==> flow/design.v <==
module sort_pipe #(
parameter DATA_WIDTH='d8
)(
input 				          clk,
input 				          rst_n,
input 					      client_val,
input [(8*DATA_WIDTH)-1:0]    client_data,
output reg                    client_rdy,
input 				          sort_rdy,
output reg                    sort_val,
output reg [8*DATA_WIDTH-1:0]   sort_data
);
reg [DATA_WIDTH-1 : 0] D0;
reg [DATA_WIDTH-1 : 0] D1;
reg [DATA_WIDTH-1 : 0] D2;
reg [DATA_WIDTH-1 : 0] D3;
reg [DATA_WIDTH-1 : 0] D4;
reg [DATA_WIDTH-1 : 0] D5;
reg [DATA_WIDTH-1 : 0] D6;
reg [DATA_WIDTH-1 : 0] D7;
reg [DATA_WIDTH-1:0] P0_C0_MAX;
reg [DATA_WIDTH-1:0] P0_C0_MIN;
reg [DATA_WIDTH-1:0] P0_C1_MIN;
reg [DATA_WIDTH-1:0] P0_C1_MAX;
reg [DATA_WIDTH-1:0] P0_C2_MAX;
reg [DATA_WIDTH-1:0] P0_C2_MIN;
reg [DATA_WIDTH-1:0] P0_C3_MIN;
reg [DATA_WIDTH-1:0] P0_C3_MAX;
reg [DATA_WIDTH-1:0] P1_C0_MAX;
reg [DATA_WIDTH-1:0] P1_C0_MIN;
reg [DATA_WIDTH-1:0] P1_C1_MIN;
reg [DATA_WIDTH-1:0] P1_C1_MAX;
reg [DATA_WIDTH-1:0] P1_C2_MAX;
reg [DATA_WIDTH-1:0] P1_C2_MIN;
reg [DATA_WIDTH-1:0] P1_C3_MIN;
reg [DATA_WIDTH-1:0] P1_C3_MAX;
reg [DATA_WIDTH-1:0] P2_C0_MIN;
reg [DATA_WIDTH-1:0] P2_C0_MAX;
reg [DATA_WIDTH-1:0] P2_C1_MIN;
reg [DATA_WIDTH-1:0] P2_C1_MAX;
reg [DATA_WIDTH-1:0] P3_C0_MIN;
reg [DATA_WIDTH-1:0] P3_C0_MAX;
reg [DATA_WIDTH-1:0] P3_C1_MIN;
reg [DATA_WIDTH-1:0] P3_C1_MAX;
reg [DATA_WIDTH-1:0] P3_C2_MIN;
reg [DATA_WIDTH-1:0] P3_C2_MAX;
reg [DATA_WIDTH-1:0] P3_C3_MIN;
reg [DATA_WIDTH-1:0] P3_C3_MAX;
reg [DATA_WIDTH-1:0] P4_C0_MIN;
reg [DATA_WIDTH-1:0] P4_C0_MAX;
reg [DATA_WIDTH-1:0] P4_C1_MAX;
reg [DATA_WIDTH-1:0] P4_C1_MIN;
reg [DATA_WIDTH-1:0] P4_C2_MIN;
reg [DATA_WIDTH-1:0] P4_C2_MAX;
reg [DATA_WIDTH-1:0] P4_C3_MAX;
reg [DATA_WIDTH-1:0] P4_C3_MIN;
reg [DATA_WIDTH-1:0] P5_C0_MIN;
reg [DATA_WIDTH-1:0] P5_C0_MAX;
reg [DATA_WIDTH-1:0] P5_C1_MAX;
reg [DATA_WIDTH-1:0] P5_C1_MIN;
reg [DATA_WIDTH-1:0] P5_C2_MIN;
reg [DATA_WIDTH-1:0] P5_C2_MAX;
reg [DATA_WIDTH-1:0] P5_C3_MAX;
reg [DATA_WIDTH-1:0] P5_C3_MIN;
reg [DATA_WIDTH-1:0] P2_C0_MIN_D;
reg [DATA_WIDTH-1:0] P2_C2_MIN_D;
reg [DATA_WIDTH-1:0] P2_C1_MAX_D;
reg [DATA_WIDTH-1:0] P2_C3_MAX_D;
reg [DATA_WIDTH-1:0] P4_C0_MIN_D;
reg [DATA_WIDTH-1:0] P4_C0_MAX_D;
reg [DATA_WIDTH-1:0] P4_C3_MIN_D;
reg [DATA_WIDTH-1:0] P4_C3_MAX_D;
reg [DATA_WIDTH-1:0] P5_C0_MIN_D;
reg [DATA_WIDTH-1:0] P5_C3_MAX_D;
reg [7:0] vld;
wire adv = ~vld[7] | sort_rdy;
always @(posedge clk or negedge rst_n) begin
if(~rst_n) D0 <= 'b0;
else if(adv) D0 <= client_data[DATA_WIDTH-1 : 0];
end
always @(posedge clk or negedge rst_n) begin
if(~rst_n) D1 <= 'b0;
else if(adv) D1 <=client_data[(2*DATA_WIDTH)-1 : DATA_WIDTH]; 
end
always @(posedge clk or negedge rst_n) begin
if(~rst_n) D2 <= 'b0;
else if(adv) D2 <=client_data[(3*DATA_WIDTH)-1 :(2*DATA_WIDTH)];
end 
always @(posedge clk or negedge rst_n) begin
if(~rst_n) D3 <= 'b0;
else if(adv) D3 <=client_data[(4*DATA_WIDTH)-1 :(3*DATA_WIDTH)];
end 
always @(posedge clk or negedge rst_n) begin
if(~rst_n) D4 <= 'b0;
else if(adv) D4 <=client_data[(5*DATA_WIDTH)-1 :(4*DATA_WIDTH)];
end 
always @(posedge clk or negedge rst_n) begin
if(~rst_n) D5 <= 'b0;
else if(adv) D5 <=client_data[(6*DATA_WIDTH)-1 :(5*DATA_WIDTH)];
end 
always @(posedge clk or negedge rst_n) begin
if(~rst_n) D6 <= 'b0;
else if(adv) D6 <=client_data[(7*DATA_WIDTH)-1 :(6*DATA_WIDTH)];
end 
always @(posedge clk or negedge rst_n) begin
if(~rst_n) D7 <= 'b0;
else if(adv) D7 <=client_data[(8*DATA_WIDTH)-1 :(7*DATA_WIDTH)]; 
end 
always @(posedge clk or negedge rst_n) begin
	if(~rst_n) P0_C0_MIN <= 'b0;
	else if (adv) if (D0 < D1) begin
		P0_C0_MIN <= D0;
	end
	else P0_C0_MIN <= D1;
end
always @(posedge clk or negedge rst_n) begin
	if(~rst_n) P0_C0_MAX <= 'b0;
	else if (adv) if (D0 > D1) begin
		P0_C0_MAX <= D0;
	end
	else P0_C0_MAX <= D1;
end
always @(posedge clk or negedge rst_n) begin
	if(~rst_n) P0_C1_MIN <= 'b0;
	else if (adv) if (D2 < D3) begin
		P0_C1_MIN <= D2;
	end
	else P0_C1_MIN <= D3;
end
always @(posedge clk or negedge rst_n) begin
	if(~rst_n) P0_C1_MAX <= 'b0;
	else if (adv) if (D2 > D3) begin
		P0_C1_MAX <= D2;
	end
	else P0_C1_MAX <= D3;
end
always @(posedge clk or negedge rst_n) begin
	if(~rst_n) P0_C2_MIN <= 'b0;
	else if (adv) if (D4 < D5) begin
		P0_C2_MIN <= D4;
	end
	else P0_C2_MIN <= D5;
end
always @(posedge clk or negedge rst_n) begin
	if(~rst_n) P0_C2_MAX <= 'b0;
	else if (adv) if (D4 > D5) begin
		P0_C2_MAX <= D4;
	end
	else P0_C2_MAX <= D5;
end
always @(posedge clk or negedge rst_n) begin
	if(~rst_n) P0_C3_MIN <= 'b0;
	else if (adv) if (D6 < D7) begin
		P0_C3_MIN <= D6;
	end
	else P0_C3_MIN <= D7;
end
always @(posedge clk or negedge rst_n) begin
	if(~rst_n) P0_C3_MAX <= 'b0;
	else if (adv) if (D6 > D7) begin
		P0_C3_MAX <= D6;
	end
	else P0_C3_MAX <= D7;
end
always @(posedge clk or negedge rst_n) begin
if(~rst_n) P1_C0_MIN <= 'b0;
	else if (adv) if (P0_C0_MIN < P0_C1_MIN) begin
		P1_C0_MIN <=P0_C0_MIN;
	end
	else P1_C0_MIN <= P0_C1_MIN;
end
always @(posedge clk or negedge rst_n) begin
if(~rst_n) P1_C0_MAX <= 'b0;
	else if (adv) if (P0_C0_MIN >P0_C1_MIN) begin
		P1_C0_MAX <=P0_C0_MIN;
	end
	else P1_C0_MAX <= P0_C1_MIN;
end
always @(posedge clk or negedge rst_n) begin
if(~rst_n) P1_C1_MIN <= 'b0;
	else if (adv) if (P0_C0_MAX < P0_C1_MAX) begin
		P1_C1_MIN <=P0_C0_MAX;
	end
	else P1_C1_MIN <= P0_C1_MAX;
end
always @(posedge clk or negedge rst_n) begin
if(~rst_n) P1_C1_MAX <= 'b0;
	else if (adv) if (P0_C0_MAX >P0_C1_MAX) begin
		P1_C1_MAX <=P0_C0_MAX;
	end
	else P1_C1_MAX <= P0_C1_MAX;
end
always @(posedge clk or negedge rst_n) begin
if(~rst_n) P1_C2_MIN <= 'b0;
	else if (adv) if (P0_C2_MIN < P0_C3_MIN) begin
		P1_C2_MIN <=P0_C2_MIN;
	end
	else P1_C2_MIN <= P0_C3_MIN;
end
always @(posedge clk or negedge rst_n) begin
if(~rst_n) P1_C2_MAX <= 'b0;
	else if (adv) if (P0_C2_MIN >P0_C3_MIN) begin
		P1_C2_MAX <=P0_C2_MIN;
end
	else P1_C2_MAX <= P0_C3_MIN;
end
always @(posedge clk or negedge rst_n) begin
if(~rst_n) P1_C3_MIN <= 'b0;
	else if (adv) if (P0_C2_MAX < P0_C3_MAX) begin
		P1_C3_MIN <=P0_C2_MAX;
	end
	else P1_C3_MIN <= P0_C3_MAX;
end
always @(posedge clk or negedge rst_n) begin
if(~rst_n) P1_C3_MAX <= 'b0;
	else if (adv) if (P0_C2_MAX >P0_C3_MAX) begin
		P1_C3_MAX <=P0_C2_MAX;
	end
	else P1_C3_MAX <= P0_C3_MAX;
end
always @(posedge clk or negedge rst_n) begin
if(~rst_n) P2_C0_MIN <= 'b0;
else if (adv) if(P1_C0_MAX<P1_C1_MIN)begin
       P2_C0_MIN<=P1_C0_MAX;
end
	 else P2_C0_MIN<=P1_C1_MIN;
	end
always @(posedge clk or negedge rst_n) begin  
if(~rst_n) P2_C0_MAX <= 'b0;
else if (adv) if(P1_C0_MAX>P1_C1_MIN) begin
     P2_C0_MAX<=P1_C0_MAX;
	 end
	 else P2_C0_MAX<=P1_C1_MIN;
	 end
always @(posedge clk or negedge rst_n) begin
if(~rst_n) P2_C1_MIN <= 'b0;
else if (adv) if(P1_C2_MAX<P1_C3_MIN)begin
     P2_C1_MIN<=P1_C2_MAX;
	 end
	 else P2_C1_MIN<=P1_C3_MIN;
	 end
always @(posedge clk or negedge rst_n) begin  
if(~rst_n) P2_C1_MAX <= 'b0;
else if (adv) if(P1_C2_MAX>P1_C3_MIN)begin
     P2_C1_MAX<=P1_C2_MAX;
	 end
	 else P2_C1_MAX<=P1_C3_MIN;
	 end
always @(posedge clk or negedge rst_n) begin
if(~rst_n) P3_C0_MIN <= 'b0;
else if (adv) if(P2_C0_MIN_D<P2_C2_MIN_D)begin
     P3_C0_MIN<=P2_C0_MIN_D;
	 end
	 else P3_C0_MIN<=P2_C2_MIN_D;
end
always @(posedge clk or negedge rst_n) begin
if(~rst_n) P3_C2_MIN <= 'b0;
else if (adv) if(P2_C0_MIN_D<P2_C2_MIN_D)begin
     P3_C2_MIN<=P2_C2_MIN_D;
	 end
	 else P3_C2_MIN<=P2_C0_MIN_D;
end
always @(posedge clk or negedge rst_n) begin
if(~rst_n) P3_C0_MAX <= 'b0;
else if (adv) if(P2_C0_MIN<P2_C1_MIN)begin
     P3_C0_MAX<=P2_C0_MIN;
	 end
	 else P3_C0_MAX<=P2_C1_MIN;
	 end
always @(posedge clk or negedge rst_n) begin
if(~rst_n) P3_C2_MAX <= 'b0;
else if (adv) if(P2_C0_MIN<P2_C1_MIN)begin
     P3_C2_MAX<=P2_C1_MIN;
	 end
	 else P3_C2_MAX<=P2_C0_MIN;
 end
 always @(posedge clk or negedge rst_n) begin
 if(~rst_n)P3_C1_MIN<='b0;
 else if (adv) if(P2_C0_MAX<P2_C1_MAX)begin
  P3_C1_MIN<=P2_C0_MAX;
  end
  else P3_C1_MIN<=P2_C1_MAX;
  end
   always @(posedge clk or negedge rst_n) begin
 if(~rst_n)P3_C3_MIN<='b0;
 else if (adv) if(P2_C0_MAX<P2_C1_MAX)begin
  P3_C3_MIN<=P2_C1_MAX;
  end
  else P3_C3_MIN<=P2_C0_MAX;
  end
  always @(posedge clk or negedge rst_n) begin
 if(~rst_n)P3_C1_MAX<='b0;
 else if (adv) if(P2_C1_MAX_D<P2_C3_MAX_D)begin
  P3_C1_MAX<=P2_C1_MAX_D;
  end
  else P3_C1_MAX<=P2_C3_MAX_D;
  end
   always @(posedge clk or negedge rst_n) begin
 if(~rst_n)P3_C3_MAX<='b0;
 else if (adv) if(P2_C1_MAX_D<P2_C3_MAX_D)begin
  P3_C3_MAX<=P2_C3_MAX_D;
  end
  else P3_C3_MAX<=P2_C1_MAX_D;
  end
always @(posedge clk or negedge rst_n) begin
  if(~rst_n)P4_C1_MIN<='b0;
  else if (adv) if(P3_C1_MIN>P3_C2_MIN)begin
  P4_C1_MIN<=P3_C2_MIN;
  end
  else P4_C1_MIN <=P3_C1_MIN;
  end
always @(posedge clk or negedge rst_n) begin
  if(~rst_n)P4_C2_MIN<='b0;
  else if (adv) if(P3_C1_MIN>P3_C2_MIN)begin
  P4_C2_MIN<=P3_C1_MIN;
  end
  else P4_C2_MIN <=P3_C2_MIN;
  end 
always @(posedge clk or negedge rst_n) begin
   if(~rst_n) P4_C1_MAX<='b0;
   else if (adv) if(P3_C1_MAX<P3_C2_MAX)begin
   P4_C1_MAX<=P3_C1_MAX;
   end
   else  P4_C1_MAX<=P3_C2_MAX;
   end
always @(posedge clk or negedge rst_n) begin
   if(~rst_n)P4_C2_MAX<='b0;
   else if (adv) if(P3_C1_MAX<P3_C2_MAX)begin
   P4_C2_MAX<=P3_C2_MAX;
   end
   else P4_C2_MAX<=P3_C1_MAX;
   end
always @(posedge clk or negedge rst_n) begin
   if(~rst_n)P5_C0_MAX<='b0;
   else if (adv) if(P4_C0_MAX_D>P4_C1_MIN)begin
   P5_C0_MAX<=P4_C1_MIN;
   end
   else P5_C0_MAX<=P4_C0_MAX_D;
   end
always @(posedge clk or negedge rst_n) begin
   if(~rst_n)P5_C1_MIN<='b0;
   else if (adv) if(P4_C0_MAX_D>P4_C1_MIN)begin
   P5_C1_MIN<=P4_C0_MAX_D;
   end
   else  P5_C1_MIN<=P4_C1_MIN;
end
always @(posedge clk or negedge rst_n) begin
   if(~rst_n)P5_C1_MAX<='b0;
   else if (adv) if(P4_C1_MAX>P4_C2_MIN)begin
   P5_C1_MAX<=P4_C2_MIN;
   end
   else  P5_C1_MAX<=P4_C1_MAX;
end
always @(posedge clk or negedge rst_n) begin
   if(~rst_n)P5_C2_MIN<='b0;
   else if (adv) if(P4_C1_MAX>P4_C2_MIN)begin
   P5_C2_MIN<=P4_C1_MAX;
   end
   else P5_C2_MIN<=P4_C2_MIN;
   end
always @(posedge clk or negedge rst_n) begin
   if(~rst_n)P5_C2_MAX<='b0;
   else if (adv) if(P4_C2_MAX>P4_C3_MIN_D)begin
   	P5_C2_MAX<=P4_C3_MIN_D;
   end
   else  P5_C2_MAX<=P4_C2_MAX;
end
always @(posedge clk or negedge rst_n) begin
   if(~rst_n)P5_C3_MIN<='b0;
   else if (adv) if(P4_C2_MAX>P4_C3_MIN_D)begin
   P5_C3_MIN<=P4_C2_MAX;
   end
   else P5_C3_MIN<=P4_C3_MIN_D;
   end
always @(posedge clk or negedge rst_n) begin
   if(~rst_n) begin
      P2_C0_MIN_D <= 'b0; P2_C2_MIN_D <= 'b0; P2_C1_MAX_D <= 'b0; P2_C3_MAX_D <= 'b0;
      P4_C0_MIN_D <= 'b0; P4_C0_MAX_D <= 'b0; P4_C3_MIN_D <= 'b0; P4_C3_MAX_D <= 'b0;
      P5_C0_MIN_D <= 'b0; P5_C3_MAX_D <= 'b0;
   end
   else if (adv) begin
      P2_C0_MIN_D <= P1_C0_MIN; P2_C2_MIN_D <= P1_C2_MIN; P2_C1_MAX_D <= P1_C1_MAX; P2_C3_MAX_D <= P1_C3_MAX;
      P4_C0_MIN_D <= P3_C0_MIN; P4_C0_MAX_D <= P3_C0_MAX; P4_C3_MIN_D <= P3_C3_MIN; P4_C3_MAX_D <= P3_C3_MAX;
      P5_C0_MIN_D <= P4_C0_MIN_D; P5_C3_MAX_D <= P4_C3_MAX_D;
   end
end
always @(posedge clk or negedge rst_n) begin
   if(~rst_n) vld <= 'b0;
   else if (adv) vld <= {vld[6:0], client_val};
end
always @(posedge clk or negedge rst_n) begin
   if(~rst_n) sort_data <= 64'b0;
   else if (adv)
     sort_data <= {P5_C0_MIN_D,P5_C0_MAX,P5_C1_MIN,P5_C1_MAX,P5_C2_MIN,P5_C2_MAX,P5_C3_MIN,P5_C3_MAX_D};
end
always @(*) begin
   sort_val   = vld[7];
   client_rdy = adv;
end
endmodule
Wiki page: sort_pipe / tool data

### Tool chain data of sort_pipe

Tool output for the design above before and after an edit, in the order of the flow.
Lines under "unedited" count in the file above, lines under "edited" in the edited file.
"change": "edited" minus "unedited" as printed here.
Cell names lack the library's common part.
A cell with n/a has no value.

| inputs | value |
|---|---|
| design top | sort_pipe |
| clock input | clk |
| library | sky130hd |
| corner | tt_025C_1v80 |

### The edit

The edit as a unified diff against the file above.
This change comes from a script, not from a designer. The edited design behaves differently; no optimisation was intended.

```diff
@@ -1,4 +1,4 @@
 module sort_pipe #(
-parameter DATA_WIDTH='d8
+parameter DATA_WIDTH='d6
 )(
 input 				          clk,
```

### After elaboration

Source: Yosys, flattened and elaborated, memories not mapped. Widths are those after wreduce; folded enables and synchronous resets count as part of the registers. Registers that Yosys merges into a memory's read port (data or address) are not register bits. Print and check cells do not count. Equal cells are merged and count once.

Bit counts:

| element | unedited | edited | change |
|---|---|---|---|
| output and inout bits | 66 | 50 | -16 |
| register bits after elaboration | 520 | 392 | -128 |

Operators by class:

| element | unedited | edited | change |
|---|---|---|---|
| bitwise logic cells | 2 | 2 | 0 |
| magnitude comparators | 29 | 29 | 0 |
| muxes and demuxes | 38 | 38 | 0 |

Operator list:

| operator | unedited | edited | change |
|---|---|---|---|
| two-way mux 8 bit | 38 | 0 | -38 |
| two-way mux 6 bit | 0 | 38 | +38 |
| < comparator 8 bit | 15 | 0 | -15 |
| < comparator 6 bit | 0 | 15 | +15 |
| > comparator 8 bit | 14 | 0 | -14 |
| > comparator 6 bit | 0 | 14 | +14 |
| inverter 1 bit | 1 | 1 | 0 |
| OR 1 bit | 1 | 1 | 0 |

### Longest topological paths

Longest topological path by Yosys (ltp), each cell counted once; first at word level (registers and memories cut), then after technology mapping (sequential cells cut; the memories' decode and read muxes count).

Depth:

| element | unedited | edited | change |
|---|---|---|---|
| word-level depth | 2 | 2 | 0 |
| ABC_AREA | 0 | 0 | n/a |
| mapped depth | 8 | 8 | 0 |

### After synthesis

Yosys stat after the flow's synthesis: flattened, memories mapped to cells. It holds for the ABC_AREA given above (unset counts as 0); a run with the other value may have another netlist.

Cell types:

| type | unedited | edited | change |
|---|---|---|---|
| nand3_1 | 347 | 132 | -215 |
| a31oi_1 | 144 | 0 | -144 |
| o21ai_0 | 248 | 111 | -137 |
| dfrtp_1 | 520 | 392 | -128 |
| o2111ai_1 | 0 | 102 | +102 |
| nand2_1 | 604 | 529 | -75 |
| o211ai_1 | 123 | 56 | -67 |
| o21ai_1 | 49 | 2 | -47 |
| nor2b_1 | 57 | 11 | -46 |
| nor2_1 | 191 | 150 | -41 |
| a221oi_2 | 0 | 40 | +40 |
| ha_1 | 147 | 109 | -38 |
| nor3_1 | 35 | 0 | -35 |
| and2_1 | 45 | 12 | -33 |
| o221ai_1 | 0 | 29 | +29 |
| a21oi_1 | 62 | 36 | -26 |
| nand4_1 | 94 | 69 | -25 |
| clkbuf_1 | 57 | 78 | +21 |

Not every row of either side is listed.

Mapped netlist:

| element | unedited | edited | change |
|---|---|---|---|
| mapped area (sq um) | 28,244.6 | 20,970.1 | -7,274.5 |
| buffer cells | 188 | 178 | -10 |
| sequential area (sq um) | 13,012.5 | 9,809.4 | -3,203.1 |
| cell count | 3,221 | 2,311 | -910 |
| mapped flip-flops | 520 | 392 | -128 |

### Worst setup path after synthesis

Path of least setup slack by OpenSTA after synthesis, without wires, with an ideal clock, recovery checks aside; 20% of the period is set as input and as output delay. Where synthesis merged equal registers, the netlist keeps one of their names.

Timing post-synthesis:

| element | unedited | edited | change |
|---|---|---|---|
| path type | in2out | in2out | n/a |
| start | in sort_rdy | in sort_rdy | n/a |
| end | out client_rdy | out client_rdy | n/a |
| setup slack (ns) | 1.104 | 1.064 | -0.040 |
| stages | 5 | 6 | +1 |
| data arrival time (ns) | 1.296 | 1.336 | +0.040 |
| path delay (ns) | 0.696 | 0.736 | +0.040 |
| output delay (ns) | 0.600 | 0.600 | 0.000 |
| period (ns) | 3.0 | 3.0 | 0.0 |
| required time (ns) | 2.400 | 2.400 | 0.000 |
| input delay (ns) | 0.600 | 0.600 | 0.000 |
| launch time at the first pin (ns) | 0.600 | 0.600 | 0.000 |
| synthesis period reached (ns) | 1.896 | 1.936 | +0.040 |

"path delay" is the arrival time less input delay plus setup time.
A path that ends at an output port has no setup time.
"stages": output pins that drive a net of the path, with the launching flip-flop's if there is one; two outputs of one cell count as two.
"synthesis period reached" = period - worst setup slack (recovery checks aside). The figure is calculated, with input and output delays left at 20% of the set period.
Between the ends stands the longest chain of elaborated cells between them, by number of cells; it is not shown to be the way that was timed. Of several equally long chains one is given.
Each line given opens the expression or statement behind the cell; cells for indexed reads and writes are added by Yosys, which also makes memories of some case tables.

| on the way, post-synthesis, unedited | value |
|---|---|
| path through | nor2b_2 inv_2 buf_4 buf_2 buf_2 |
| cells in the longest elaborated chain | 1 |

Ends and longest elaborated chain, post-synthesis, unedited:

| element | RTL line | source |
|---|---|---|
| start: declaration | 9 | `input sort_rdy,` |
| OR 1 bit | 76 | `wire adv = ~vld[7] \| sort_rdy;` |
| end: declaration | 8 | `output reg                    client_rdy,` |

| on the way, post-synthesis, edited | value |
|---|---|
| path through | nor2b_1 buf_4 inv_8 buf_6 buf_2 buf_2 |
| cells in the longest elaborated chain | 1 |

Ends and longest elaborated chain, post-synthesis, edited:

| element | RTL line | source |
|---|---|---|
| start: declaration | 9 | `input sort_rdy,` |
| OR 1 bit | 76 | `wire adv = ~vld[7] \| sort_rdy;` |
| end: declaration | 8 | `output reg                    client_rdy,` |

### Path in the finished layout

Path of least setup slack in the final report of the runs of pair A (OpenROAD, finished layout, wires in). Where an end is a register, its clock arrival counts in the times.

Timing after layout:

| element | unedited | edited | change |
|---|---|---|---|
| path type | reg2out | reg2out | n/a |
| start | reg vld[7] | reg vld[7] | n/a |
| end | out client_rdy | out client_rdy | n/a |
| data arrival time (ns) | 1.85 | 1.88 | +0.03 |
| required time (ns) | 2.00 | 2.00 | 0.00 |
| launch time at the first pin (ns) | 0.61 | 0.59 | -0.02 |
| stages | 4 | 5 | +1 |
| period (ns) | 2.5 | 2.5 | 0.0 |
| setup slack (ns) | 0.15 | 0.12 | -0.03 |
| output delay (ns) | 0.50 | 0.50 | 0.00 |

Between the ends stands the longest chain of elaborated cells between them, by number of cells; it is not shown to be the way that was timed. Of several equally long chains one is given.

| on the way, after layout, unedited | value |
|---|---|
| path through | dfrtp_1 nor2b_4 inv_8 clkdlybuf4s50_1 |
| cells in the longest elaborated chain | 2 |

Ends and longest elaborated chain, after layout, unedited:

| element | RTL line | source |
|---|---|---|
| start: declaration | 75 | `reg [7:0] vld;` |
| start: assignment | 388 | `if(~rst_n) vld <= 'b0;` |
| start: assignment | 389 | `else if (adv) vld <= {vld[6:0], client_val};` |
| inverter 1 bit | 76 | `wire adv = ~vld[7] \| sort_rdy;` |
| OR 1 bit | 76 |  |
| end: declaration | 8 | `output reg                    client_rdy,` |

| on the way, after layout, edited | value |
|---|---|
| path through | dfrtp_1 nor2b_4 buf_12 inv_16 clkdlybuf4s50_1 |
| cells in the longest elaborated chain | 2 |

Ends and longest elaborated chain, after layout, edited:

| element | RTL line | source |
|---|---|---|
| start: declaration | 75 | `reg [7:0] vld;` |
| start: assignment | 388 | `if(~rst_n) vld <= 'b0;` |
| start: assignment | 389 | `else if (adv) vld <= {vld[6:0], client_val};` |
| inverter 1 bit | 76 | `wire adv = ~vld[7] \| sort_rdy;` |
| OR 1 bit | 76 |  |
| end: declaration | 8 | `output reg                    client_rdy,` |

### Flow runs

Runs of the flow (Yosys, OpenROAD) on both versions; the two runs of a pair have the same settings. The constraints put input and output delay at 20% of the set period each and load the outputs with 0.01 pF.

| flow settings, pair A | value |
|---|---|
| CORE_UTILIZATION | 40 |
| PLACE_DENSITY | 0.6 |
| period_ns | 2.5 |
| CAP_MARGIN | 20 |
| CORE_MARGIN | 2 |
| SLEW_MARGIN | 20 |

Measured results, pair A:

| element | unedited | edited | change |
|---|---|---|---|
| worst slack on setup checks (ns) | 0.155 | 0.117 | -0.038 |
| utilization after layout (%) | 46.7 | 47.1 | +0.4 |
| overall die area (sq um) | 72,754.3 | 54,272.7 | -18,481.6 |
| standard-cell area of the final layout (sq um) | 32,690.1 | 24,299.6 | -8,390.5 |
| cell area after synthesis (sq um) | 28,244.6 | 20,970.1 | -7,274.5 |
| smallest hold slack (ns) | 0.401 | 0.451 | +0.050 |
| period achieved (ns) | 2.345 | 2.383 | +0.038 |
| total power of the final layout (mW) | 50.433 | 36.762 | -13.671 |
| post-route setup TNS (ns) | 0.000 | 0.000 | 0.000 |

| flow settings, pair B | value |
|---|---|
| ABC_AREA | 0 |
| CELL_PAD_IN_SITES_DETAIL_PLACEMENT | 2 |
| CELL_PAD_IN_SITES_GLOBAL_PLACEMENT | 0 |
| CORE_UTILIZATION | 42 |
| CTS_CLUSTER_DIAMETER | 370 |
| CTS_CLUSTER_SIZE | 89 |
| MIN_ROUTING_LAYER | met1 |
| PLACE_DENSITY_LB_ADDON | 0.28 |
| SETUP_SLACK_MARGIN | -0.08 |
| TNS_END_PERCENT | 60 |
| period_ns | 4.49 |
| CAP_MARGIN | 20 |
| CORE_MARGIN | 2 |
| SLEW_MARGIN | 20 |

Measured results, pair B:

| element | unedited | edited | change |
|---|---|---|---|
| worst slack on setup checks (ns) | 1.105 | 1.146 | +0.041 |
| utilization after layout (%) | 45.4 | 45.9 | +0.5 |
| overall die area (sq um) | 69,340.1 | 51,731.2 | -17,608.9 |
| standard-cell area of the final layout (sq um) | 30,350.4 | 22,554.1 | -7,796.3 |
| cell area after synthesis (sq um) | 28,244.6 | 20,970.1 | -7,274.5 |
| period achieved (ns) | 3.385 | 3.344 | -0.041 |
| total power of the final layout (mW) | 27.542 | 19.770 | -7.772 |
| post-route setup TNS (ns) | 0.000 | 0.000 | 0.000 |

"period achieved" is the run's clock period less its worst setup slack. It is reckoned from that one timing run; input and output delays stay at 20% of the period that was set.
"total power of the final layout": no workload was simulated; the value follows from the tool's default switching activity.
